==> flow/design.v <==
module yuv_to_rgb (
input            clk             ,  
input            rst_n           ,  
input            start_conversion,  
input      [7:0] y               , 
input      [7:0] u               ,
input      [7:0] v               ,
output reg [7:0] r               , 
output reg [7:0] g               , 
output reg [7:0] b               ,
output reg       pixel_ready        
);
parameter signed [15:0] C_1_402 = 16'h059C;   
parameter signed [15:0] C_0_344 = 16'h0160;   
parameter signed [15:0] C_0_714 = 16'h02DB;   
parameter signed [15:0] C_1_772 = 16'h0716;   
wire signed [15:0] y_s;
wire signed [15:0] u_s;
wire signed [15:0] v_s;
wire signed [31:0] r_temp;
wire signed [31:0] g_temp;
wire signed [31:0] b_temp;
assign y_s = y;
assign u_s = u - 128;   
assign v_s = v - 128;   
assign r_temp = y_s + ((v_s * C_1_402) >>> 10);
assign g_temp = y_s - ((u_s * C_0_344) >>> 10) - ((v_s * C_0_714) >>> 10);
assign b_temp = y_s + ((u_s * C_1_772) >>> 10);
always @(posedge clk or negedge rst_n)	
	if (~rst_n)	            r <= 8'h00; else
	if (start_conversion) begin	
		if (r_temp < 0)	    r <= 8'h00; else
		if (r_temp > 255) 	r <= 8'hFF; else
											    r <= r_temp[7:0];
	end
always @(posedge clk or negedge rst_n)	
	if (~rst_n)	            g <= 8'h00; else
	if (start_conversion) begin	
		if (g_temp < 0)	    g <= 8'h00; else
		if (g_temp > 255) 	g <= 8'hFF; else
											    g <= g_temp[7:0];
	end
always @(posedge clk or negedge rst_n)	
	if (~rst_n)	            b <= 8'h00; else
	if (start_conversion) begin	
		if (b_temp < 0)	    b <= 8'h00; else
		if (b_temp > 255) 	b <= 8'hFF; else
											    b <= b_temp[7:0];
	end
always @(posedge clk or negedge rst_n)
	if (~rst_n)     	        pixel_ready <= 1'b0; else
	if (pixel_ready)          pixel_ready <= 1'b0; else
	if (start_conversion)	    pixel_ready <= 1'b1;
endmodule
module yuv422_to_rgb (
input             pclk               ,  
input             presetn            ,  
input      [31:0] paddr              ,  
input      [31:0] pwdata             ,  
output reg [31:0] prdata             ,  
input         	  pwrite             ,  
input         	  psel               ,  
input         	  penable            , 
output            pslverr            ,  
output            pready             ,  
output reg        irq                ,  
output reg [95:0] rgb_out               
);
localparam IDLE    = 3'd0;
localparam LOAD    = 3'd1;
localparam CONVERT = 3'd2;
reg  [7:0] yuv_mem [0:7];     
reg  [7:0] y0;                
reg  [7:0] u0;                
reg  [7:0] y1;                
reg  [7:0] v0;                
reg  [7:0] y2;                
reg  [7:0] u1;                
reg  [7:0] y3;                
reg  [7:0] v1;                
wire [7:0] r0;                
wire [7:0] g0;                
wire [7:0] b0;                
wire [7:0] r1;                
wire [7:0] g1;                
wire [7:0] b1;                
wire [7:0] r2;                
wire [7:0] g2;                
wire [7:0] b2;                
wire [7:0] r3;                
wire [7:0] g3;                
wire [7:0] b3;                
reg        cnt_writes;        
reg  [2:0] state;             
reg        start_conversion;  
wire [3:0] result_ready;      
yuv_to_rgb conv0 (.clk(pclk), .rst_n(presetn), .start_conversion(start_conversion), .y(y0), .u(u0), .v(v0), .r(r0), .g(g0), .b(b0), .pixel_ready(result_ready[0]));
yuv_to_rgb conv1 (.clk(pclk), .rst_n(presetn), .start_conversion(start_conversion), .y(y1), .u(u0), .v(v0), .r(r1), .g(g1), .b(b1), .pixel_ready(result_ready[1]));
yuv_to_rgb conv2 (.clk(pclk), .rst_n(presetn), .start_conversion(start_conversion), .y(y2), .u(u1), .v(v1), .r(r2), .g(g2), .b(b2), .pixel_ready(result_ready[2]));
yuv_to_rgb conv3 (.clk(pclk), .rst_n(presetn), .start_conversion(start_conversion), .y(y3), .u(u1), .v(v1), .r(r3), .g(g3), .b(b3), .pixel_ready(result_ready[3]));
assign pready  = 1'b1;
assign pslverr = 1'b0;
always @(posedge pclk or negedge presetn)
	if (~presetn)	prdata <= 32'd0; else
	if (psel & ~penable & ~pwrite)	
		case(paddr[7:0])
			8'h20: prdata <= (state == IDLE) ? {32'hFFFFFFFF} : {32'd0};
			8'h30: prdata <= {rgb_out[95:72], 8'd0};   
			8'h34: prdata <= {rgb_out[71:48], 8'd0};   
			8'h38: prdata <= {rgb_out[47:24], 8'd0};   
			8'h3c: prdata <= {rgb_out[23:0], 8'd0};   
		endcase           
always @(posedge pclk or negedge presetn)
	if (~presetn)	                        cnt_writes <= 'd0; else
	if (psel & penable & pready & pwrite)	cnt_writes <= cnt_writes + 'd1;
always @(posedge pclk or negedge presetn)
	if (~presetn)	                                     start_conversion <= 1'b0; else
	if (start_conversion)                              start_conversion <= 1'b0; else
	if (psel & penable & pready & pwrite & cnt_writes) start_conversion <= 1'b1;
always @(posedge pclk or negedge presetn)
	if (~presetn)      	irq <= 1'b0; else
	if (irq)					  irq <= 1'b0; else
	if (&result_ready)	irq <= 1'b1;
always @(posedge pclk or negedge presetn)
	if (~presetn)	                                                  state <= IDLE; else
	case(state)
		IDLE    : if (psel & ~penable & pwrite)                       state <= LOAD;     
		LOAD    : if (psel & penable & pready & pwrite & cnt_writes)  state <= CONVERT;  
		CONVERT : if (&result_ready)                                  state <= IDLE;     
	endcase
always @(posedge pclk or negedge presetn)
	if (~presetn) begin	yuv_mem[0] <= 8'd0;
	                    yuv_mem[1] <= 8'd0;
	                    yuv_mem[2] <= 8'd0;
	                    yuv_mem[3] <= 8'd0;
	                    yuv_mem[4] <= 8'd0;
	                    yuv_mem[5] <= 8'd0;
	                    yuv_mem[6] <= 8'd0;
	                    yuv_mem[7] <= 8'd0; end else
	if (psel & pwrite & ~penable) 
		case (paddr[7:0])                               
      8'h10: begin yuv_mem[0] <= pwdata[7:0];           
									 yuv_mem[1] <= pwdata[15:8];          
									 yuv_mem[2] <= pwdata[23:16];         
									 yuv_mem[3] <= pwdata[31:24]; end     
      8'h14: begin yuv_mem[4] <= pwdata[7:0];           
                   yuv_mem[5] <= pwdata[15:8];          
                   yuv_mem[6] <= pwdata[23:16];         
                   yuv_mem[7] <= pwdata[31:24]; end     
    endcase
always @(posedge pclk or negedge presetn)
	if (~presetn)	            rgb_out <= 96'd0; else
	if (&result_ready)	      rgb_out <= {r0, g0, b0, r1, g1, b1, r2, g2, b2, r3, g3, b3};  
always @(posedge pclk or negedge presetn)
	if (~presetn)	                    y0 <= 'd0; else
	if ((state == LOAD) & cnt_writes) y0 <= yuv_mem[0];
always @(posedge pclk or negedge presetn)
	if (~presetn)	                    u0 <= 'd0; else
	if ((state == LOAD) & cnt_writes) u0 <= yuv_mem[1];
always @(posedge pclk or negedge presetn)
	if (~presetn)	                    y1 <= 'd0; else
	if ((state == LOAD) & cnt_writes) y1 <= yuv_mem[2];
always @(posedge pclk or negedge presetn)
	if (~presetn)	                    v0 <= 'd0; else
	if ((state == LOAD) & cnt_writes) v0 <= yuv_mem[3];
always @(posedge pclk or negedge presetn)
	if (~presetn)	                    y2 <= 'd0; else
	if ((state == LOAD) & cnt_writes) y2 <= yuv_mem[4];
always @(posedge pclk or negedge presetn)
	if (~presetn)	                    u1 <= 'd0; else
	if ((state == LOAD) & cnt_writes) u1 <= yuv_mem[5];
always @(posedge pclk or negedge presetn)
	if (~presetn)	                    y3 <= 'd0; else
	if ((state == LOAD) & cnt_writes) y3 <= yuv_mem[6];
always @(posedge pclk or negedge presetn)
	if (~presetn)	                    v1 <= 'd0; else
	if ((state == LOAD) & cnt_writes) v1 <= yuv_mem[7];
endmodule
# Step by step through the tools: yuv422_to_rgb

The steps from the RTL of yuv422_to_rgb to its reports follow in flow order.
Lines are those of the file above, counted from 1.
Operators carry their Yosys type and port widths (W data, S select, Z words).
Library cell names are shortened.
The mark n/a stands for no value.

Design top: yuv422_to_rgb
Clock input: pclk
Standard-cell library: sky130hd
Timing corner: tt_025C_1v80

# Word-level counts

Counts by Yosys on the flattened word-level netlist (proc, flatten, opt, wreduce). Print and check cells are left out. Cells with the same type and inputs are merged into one.

Bits in latches: 0
Memories: 0
Flip-flop bits (word level): 362
Input bits: 69
Output and inout port bits: 131
Elaborated cells: 161
Bits in writable memories: 0
Bits in read-only memories: 0
Clocked read ports x word width: 0

Reduce/logical cells: 8
Eq/ne operators: 12
Order comparisons: 24
Multipliers: 8
Mux-type cells: 39
Div/mod/pow operators: 0
Bitwise operators: 11
Shifts and indexed selects: 0
Add/subtract/negate cells: 21

Operators by type and width:

| operator                | number |
| $mul A9 B11 Y20 const B | 4 |
| $lt A32 B1 Y1 const B   | 12 |
| $gt A32 B9 Y1 const B   | 12 |
| $mul A9 B10 Y19 const B | 2 |
| $mux W8                 | 24 |
| $pmux W32 S5            | 1 |
| $mul A9 B5 Y14 const B  | 2 |
| $add A9 B11 Y12         | 8 |
| $sub A10 B10 Y11        | 4 |
| $eq A8 B6 Y1 const B    | 5 |
| $sub A9 B9 Y10          | 4 |
| $sub A8 B8 Y9 const B   | 4 |
| $mux W32                | 1 |
| $eq A8 B5 Y1 const B    | 2 |
| $and A1 B1 Y1           | 9 |
| $pmux W3 S3             | 1 |
| $mux W3                 | 3 |
| $mux W1                 | 9 |
| $reduce_and A4 Y1       | 2 |
| $ne A2 B2 Y1 const B    | 3 |
| $reduce_and A2 Y1       | 3 |
| $reduce_bool A5 Y1      | 1 |
| $eq A3 B1 Y1 const B    | 1 |
| $eq A3 B2 Y1 const B    | 1 |
| $logic_not A3 Y1        | 1 |
| $reduce_bool A3 Y1      | 1 |
| $not A1 Y1              | 2 |
| $add A1 B1 Y1 const B   | 1 |

# Depth

Depth = most cells in a row (Yosys ltp): at word level without a register or memory, in the mapped netlist without a sequential cell, where the memories' decode and read muxes count.

Word-level depth: 7
ABC_AREA: 0
Depth in mapped cells: 31
Gate-level depth less buffers: 30

# Synthesis result

Source: synth_stat.txt of the flow (Yosys; design flattened, memories mapped). It holds for the ABC_AREA given above (unset counts as 0); a run with the other value may have another netlist.
The area totals of this step are shown rounded.

Cells by type:

| cell type | number | total area (µm²) |
| dfrtp_1   | 354    | 8.86E+03 |
| ha_1      | 462    | 5.78E+03 |
| fa_1      | 154    | 3.08E+03 |
| mux2_2    | 217    | 2.44E+03 |
| inv_1     | 404    | 1.52E+03 |
| xnor2_1   | 90     | 788.256 |
| xor2_1    | 63     | 551.779 |
| nor2_1    | 145    | 544.272 |
| mux4_2    | 24     | 540.518 |
| a21oi_1   | 96     | 480.461 |
| a21o_1    | 62     | 465.446 |
| o21ai_0   | 88     | 440.422 |
| nand2_1   | 94     | 352.838 |
| o221a_2   | 24     | 270.259 |
| nor2b_1   | 32     | 200.192 |
| a22oi_1   | 25     | 187.68 |
| clkbuf_1  | 49     | 183.926 |
| nor3_1    | 36     | 180.173 |

Other cell types: 76; their cells: 346.

Buffers: 70
Flip-flop cells: 355
Sequential area: 8,880 µm²
Cell area after synthesis: 29,600 µm²
Mapped cells: 2,765

The figures by module come from a second, unflattened synthesis with its own total; it is not the netlist above.

Cells (unflattened synthesis): 4,103
Area (unflattened synthesis): 42,100 µm²

Rows give one instance, submodules left out.

By module:

| module        | cells | area (µm²) | sequential area (µm²) | times used |
| yuv_to_rgb    | 862   | 7,910      | 626                   | 4 |
| yuv422_to_rgb | 655   | 10,500     | 6,380                 | 1 |

# Worst setup path after synthesis

Path of least setup slack by OpenSTA after synthesis, without wires, with an ideal clock, recovery checks aside; 20% of the period is set as input and as output delay. Where synthesis merged equal registers, the netlist keeps one of their names.

Path kind: register -> register
Start point: register v1[7]
End point: register conv2.g[0]
Setup slack: 1.739 ns
Setup time: 0.123 ns
Required time: 8.877 ns
Buffers on the path: 1
Launch time at the first pin: 0.000 ns
Driving pins on the path: 29
Path delay: 7.262 ns
Arrival time: 7.139 ns
Clock period: 9.0 ns
Synthesis period reached: 7.261 ns

"path delay" is the arrival time less input delay plus setup time.
"driving pins on the path" counts driving pins, that of a launching flip-flop among them; a cell with two outputs on the path counts twice.
"synthesis period reached" = period - worst setup slack (recovery checks aside). The figure is calculated, with input and output delays left at 20% of the set period.
The rows between start and end are the longest chain of elaborated cells between them; the timing report does not say that the signal goes this way. Where chains are equally long, one stands for them.
Each line given opens the expression or statement behind the cell; cells for indexed reads and writes are added by Yosys, which also makes memories of some case tables.
At most two assigning lines are given for a register; there are more.

Cell sequence: dfrtp_1 > clkbuf_1 > inv_1 > ha_1 > inv_1 > ha_1 > inv_1 > fa_1 > inv_1 > fa_1 > inv_1 > fa_1 > inv_1 > ha_1 > a21o_1 > a31o_1 > a41o_1 > o41a_1 > xor2_1 > fa_1 > inv_1 > ha_1 > or2_2 > a21oi_1 > a21oi_1 > or2_2 > a21oi_1 > o211ai_1 > o221a_2
Length of the longest elaborated chain: 6
Elaborated cells on any way between the ends: 7
Source lines of those cells: 4
Classes of those cells: 2 x add/sub; 1 x mul; 2 x compare; 2 x mux

RTL lines, path post-synthesis:

| what             | RTL line | text |
| start, declared  | 80       | `reg  [7:0] v1;` |
| start, assigned  | 176      | `if (~presetn) v1 <= 'd0; else` |
| start, assigned  | 177      | `if ((state == LOAD) & cnt_writes) v1 <= yuv_mem[7];` |
| $sub A8 B8 Y9    | 25       | `assign v_s = v - 128;` |
| $mul A9 B11 Y20  | 27       | `assign g_temp = y_s - ((u_s * C_0_344) >>> 10) - ((v_s * C_0_714) >>> 10);` |
| $sub A10 B10 Y11 | 27       |  |
| $gt A32 B9 Y1    | 40       | `if (g_temp > 255) g <= 8'hFF; else` |
| $mux W8          | 40       |  |
| $mux W8          | 39       | `if (g_temp < 0) g <= 8'h00; else` |
| end, assigned    | 39       |  |
| end, assigned    | 41       | `g <= g_temp[7:0];` |
| end, declared    | 9        | `output reg [7:0] g               ,` |

# Timing after layout

From the final timing report of run 1: the path of least setup slack in the routed layout; clock arrival at registers is part of the times.

Path kind: register -> register
Start point: register v1[7]
End point: register conv2.g[6]
Clock period: 13.8 ns
Launch time at the first pin: 0.55 ns
Arrival time: 9.06 ns
Setup slack: 5.24 ns
Driving pins on the path: 30
Buffers on the path: 1
Required time: 14.30 ns
Setup time: 0.06 ns

The rows between start and end are the longest chain of elaborated cells between them; the timing report does not say that the signal goes this way. Where chains are equally long, one stands for them.
At most two assigning lines are given for a register; there are more.

Cell sequence: dfrtp_1 > clkbuf_1 > inv_1 > ha_1 > inv_1 > ha_1 > xor2_1 > ha_1 > a21o_1 > fa_1 > inv_1 > fa_1 > inv_1 > ha_1 > a21o_1 > a31o_1 > a41o_1 > o41a_1 > xor2_1 > fa_1 > inv_1 > ha_1 > or2_2 > a21oi_1 > a21oi_1 > nand2_1 > o21bai_1 > a21oi_1 > o211ai_1 > o221a_2
Length of the longest elaborated chain: 6
Elaborated cells on any way between the ends: 7
Source lines of those cells: 4
Classes of those cells: 2 x add/sub; 1 x mul; 2 x compare; 2 x mux

RTL lines, path post-layout:

| what             | RTL line | text |
| start, declared  | 80       | `reg  [7:0] v1;` |
| start, assigned  | 176      | `if (~presetn) v1 <= 'd0; else` |
| start, assigned  | 177      | `if ((state == LOAD) & cnt_writes) v1 <= yuv_mem[7];` |
| $sub A8 B8 Y9    | 25       | `assign v_s = v - 128;` |
| $mul A9 B11 Y20  | 27       | `assign g_temp = y_s - ((u_s * C_0_344) >>> 10) - ((v_s * C_0_714) >>> 10);` |
| $sub A10 B10 Y11 | 27       |  |
| $gt A32 B9 Y1    | 40       | `if (g_temp > 255) g <= 8'hFF; else` |
| $mux W8          | 40       |  |
| $mux W8          | 39       | `if (g_temp < 0) g <= 8'h00; else` |
| end, assigned    | 39       |  |
| end, assigned    | 41       | `g <= g_temp[7:0];` |
| end, declared    | 9        | `output reg [7:0] g               ,` |

Memo
Re: implementation data of yuv422_to_rgb

Stored flow runs of yuv422_to_rgb (6 of them; Yosys, OpenROAD, sky130hd). They differ in their settings and are not a sequence. Constraints: input delay and output delay 20% of the set period each, output load 0.01 pF.
"achieved clock period" = clock period - worst setup slack. The figure is calculated, with input and output delays left at 20% of the set period.
"allowed time less slack (worst setup path)" means the part of the period allowed to the worst setup path (the constraints hold back 20% at inputs and 20% at outputs) less its slack; where the path has registers, the arrival times of their clocks count too.
The results are shown rounded.
A setting shown as . is not set for that run.

| item                                            | run 1                | run 2                | run 3                | run 4                | run 5                | run 6                |
| CAP_MARGIN                                      | 0                    | 20                   | 20                   | 20                   | 20                   | 20                   |
| CORE_MARGIN                                     | 7                    | 2                    | 5                    | 7                    | 2                    | 2                    |
| CORE_UTILIZATION                                | 40                   | 40                   | 48                   | 38                   | 40                   | 47                   |
| CTS_CLUSTER_SIZE                                | 17                   | .                    | .                    | .                    | .                    | .                    |
| GPL_ROUTABILITY_DRIVEN                          | 0                    | .                    | .                    | 0                    | .                    | .                    |
| GPL_TIMING_DRIVEN                               | 0                    | .                    | 0                    | .                    | .                    | 0                    |
| SETUP_SLACK_MARGIN                              | -0.88                | 0.99                 | 0.19                 | .                    | .                    | 0.19                 |
| SLEW_MARGIN                                     | 0                    | 20                   | 20                   | 15                   | 20                   | 20                   |
| period_ns                                       | 13.8                 | 8.15                 | 13.6                 | 6.51                 | 8.7                  | 11.9                 |
| ABC_AREA                                        | .                    | .                    | 1                    | .                    | .                    | 1                    |
| CELL_PAD_IN_SITES_DETAIL_PLACEMENT              | .                    | .                    | 0                    | .                    | .                    | 0                    |
| CELL_PAD_IN_SITES_GLOBAL_PLACEMENT              | .                    | .                    | 1                    | .                    | .                    | 1                    |
| CORE_ASPECT_RATIO                               | .                    | .                    | 1.49                 | .                    | .                    | 0.9                  |
| MAX_ROUTING_LAYER                               | .                    | .                    | met4                 | .                    | .                    | .                    |
| MIN_ROUTING_LAYER                               | .                    | .                    | met2                 | .                    | .                    | met2                 |
| PLACE_DENSITY_LB_ADDON                          | .                    | .                    | 0.26                 | .                    | .                    | 0.26                 |
| TNS_END_PERCENT                                 | .                    | .                    | 90                   | .                    | .                    | 100                  |
| PLACE_DENSITY                                   | .                    | .                    | .                    | 0.74                 | .                    | .                    |
| chip area in the Yosys report (µm²)             | 29,600               | 29,600               | 31,000               | 29,600               | 29,600               | 31,000               |
| die footprint (µm²)                             | 81,900               | 76,300               | 69,800               | 86,000               | 76,300               | 67,900               |
| std-cell area (final layout) (µm²)              | 34,000               | 34,900               | 35,200               | 37,100               | 33,700               | 35,400               |
| utilization after routing (%)                   | 46.6                 | 47.7                 | 55.0                 | 48.0                 | 46.0                 | 54.2                 |
| worst slack on setup checks (ns)                | 5.24                 | 1.16                 | 4.89                 | -0.232               | 0.801                | 3.27                 |
| total negative slack on setup checks (ns)       | 0.000                | 0.000                | 0.000                | -3.95                | 0.000                | 0.000                |
| smallest hold slack (ns)                        | 0.424                | 0.426                | 0.424                | 0.421                | 0.430                | 0.434                |
| achieved clock period (ns)                      | 8.560                | 6.995                | 8.712                | 6.742                | 7.899                | 8.631                |
| allowed time less slack (worst setup path) (ns) | 8.56                 | 6.99                 | 8.71                 | 6.74                 | 7.90                 | 8.63                 |
| worst setup path kind                           | register -> register | register -> register | register -> register | register -> register | register -> register | register -> register |
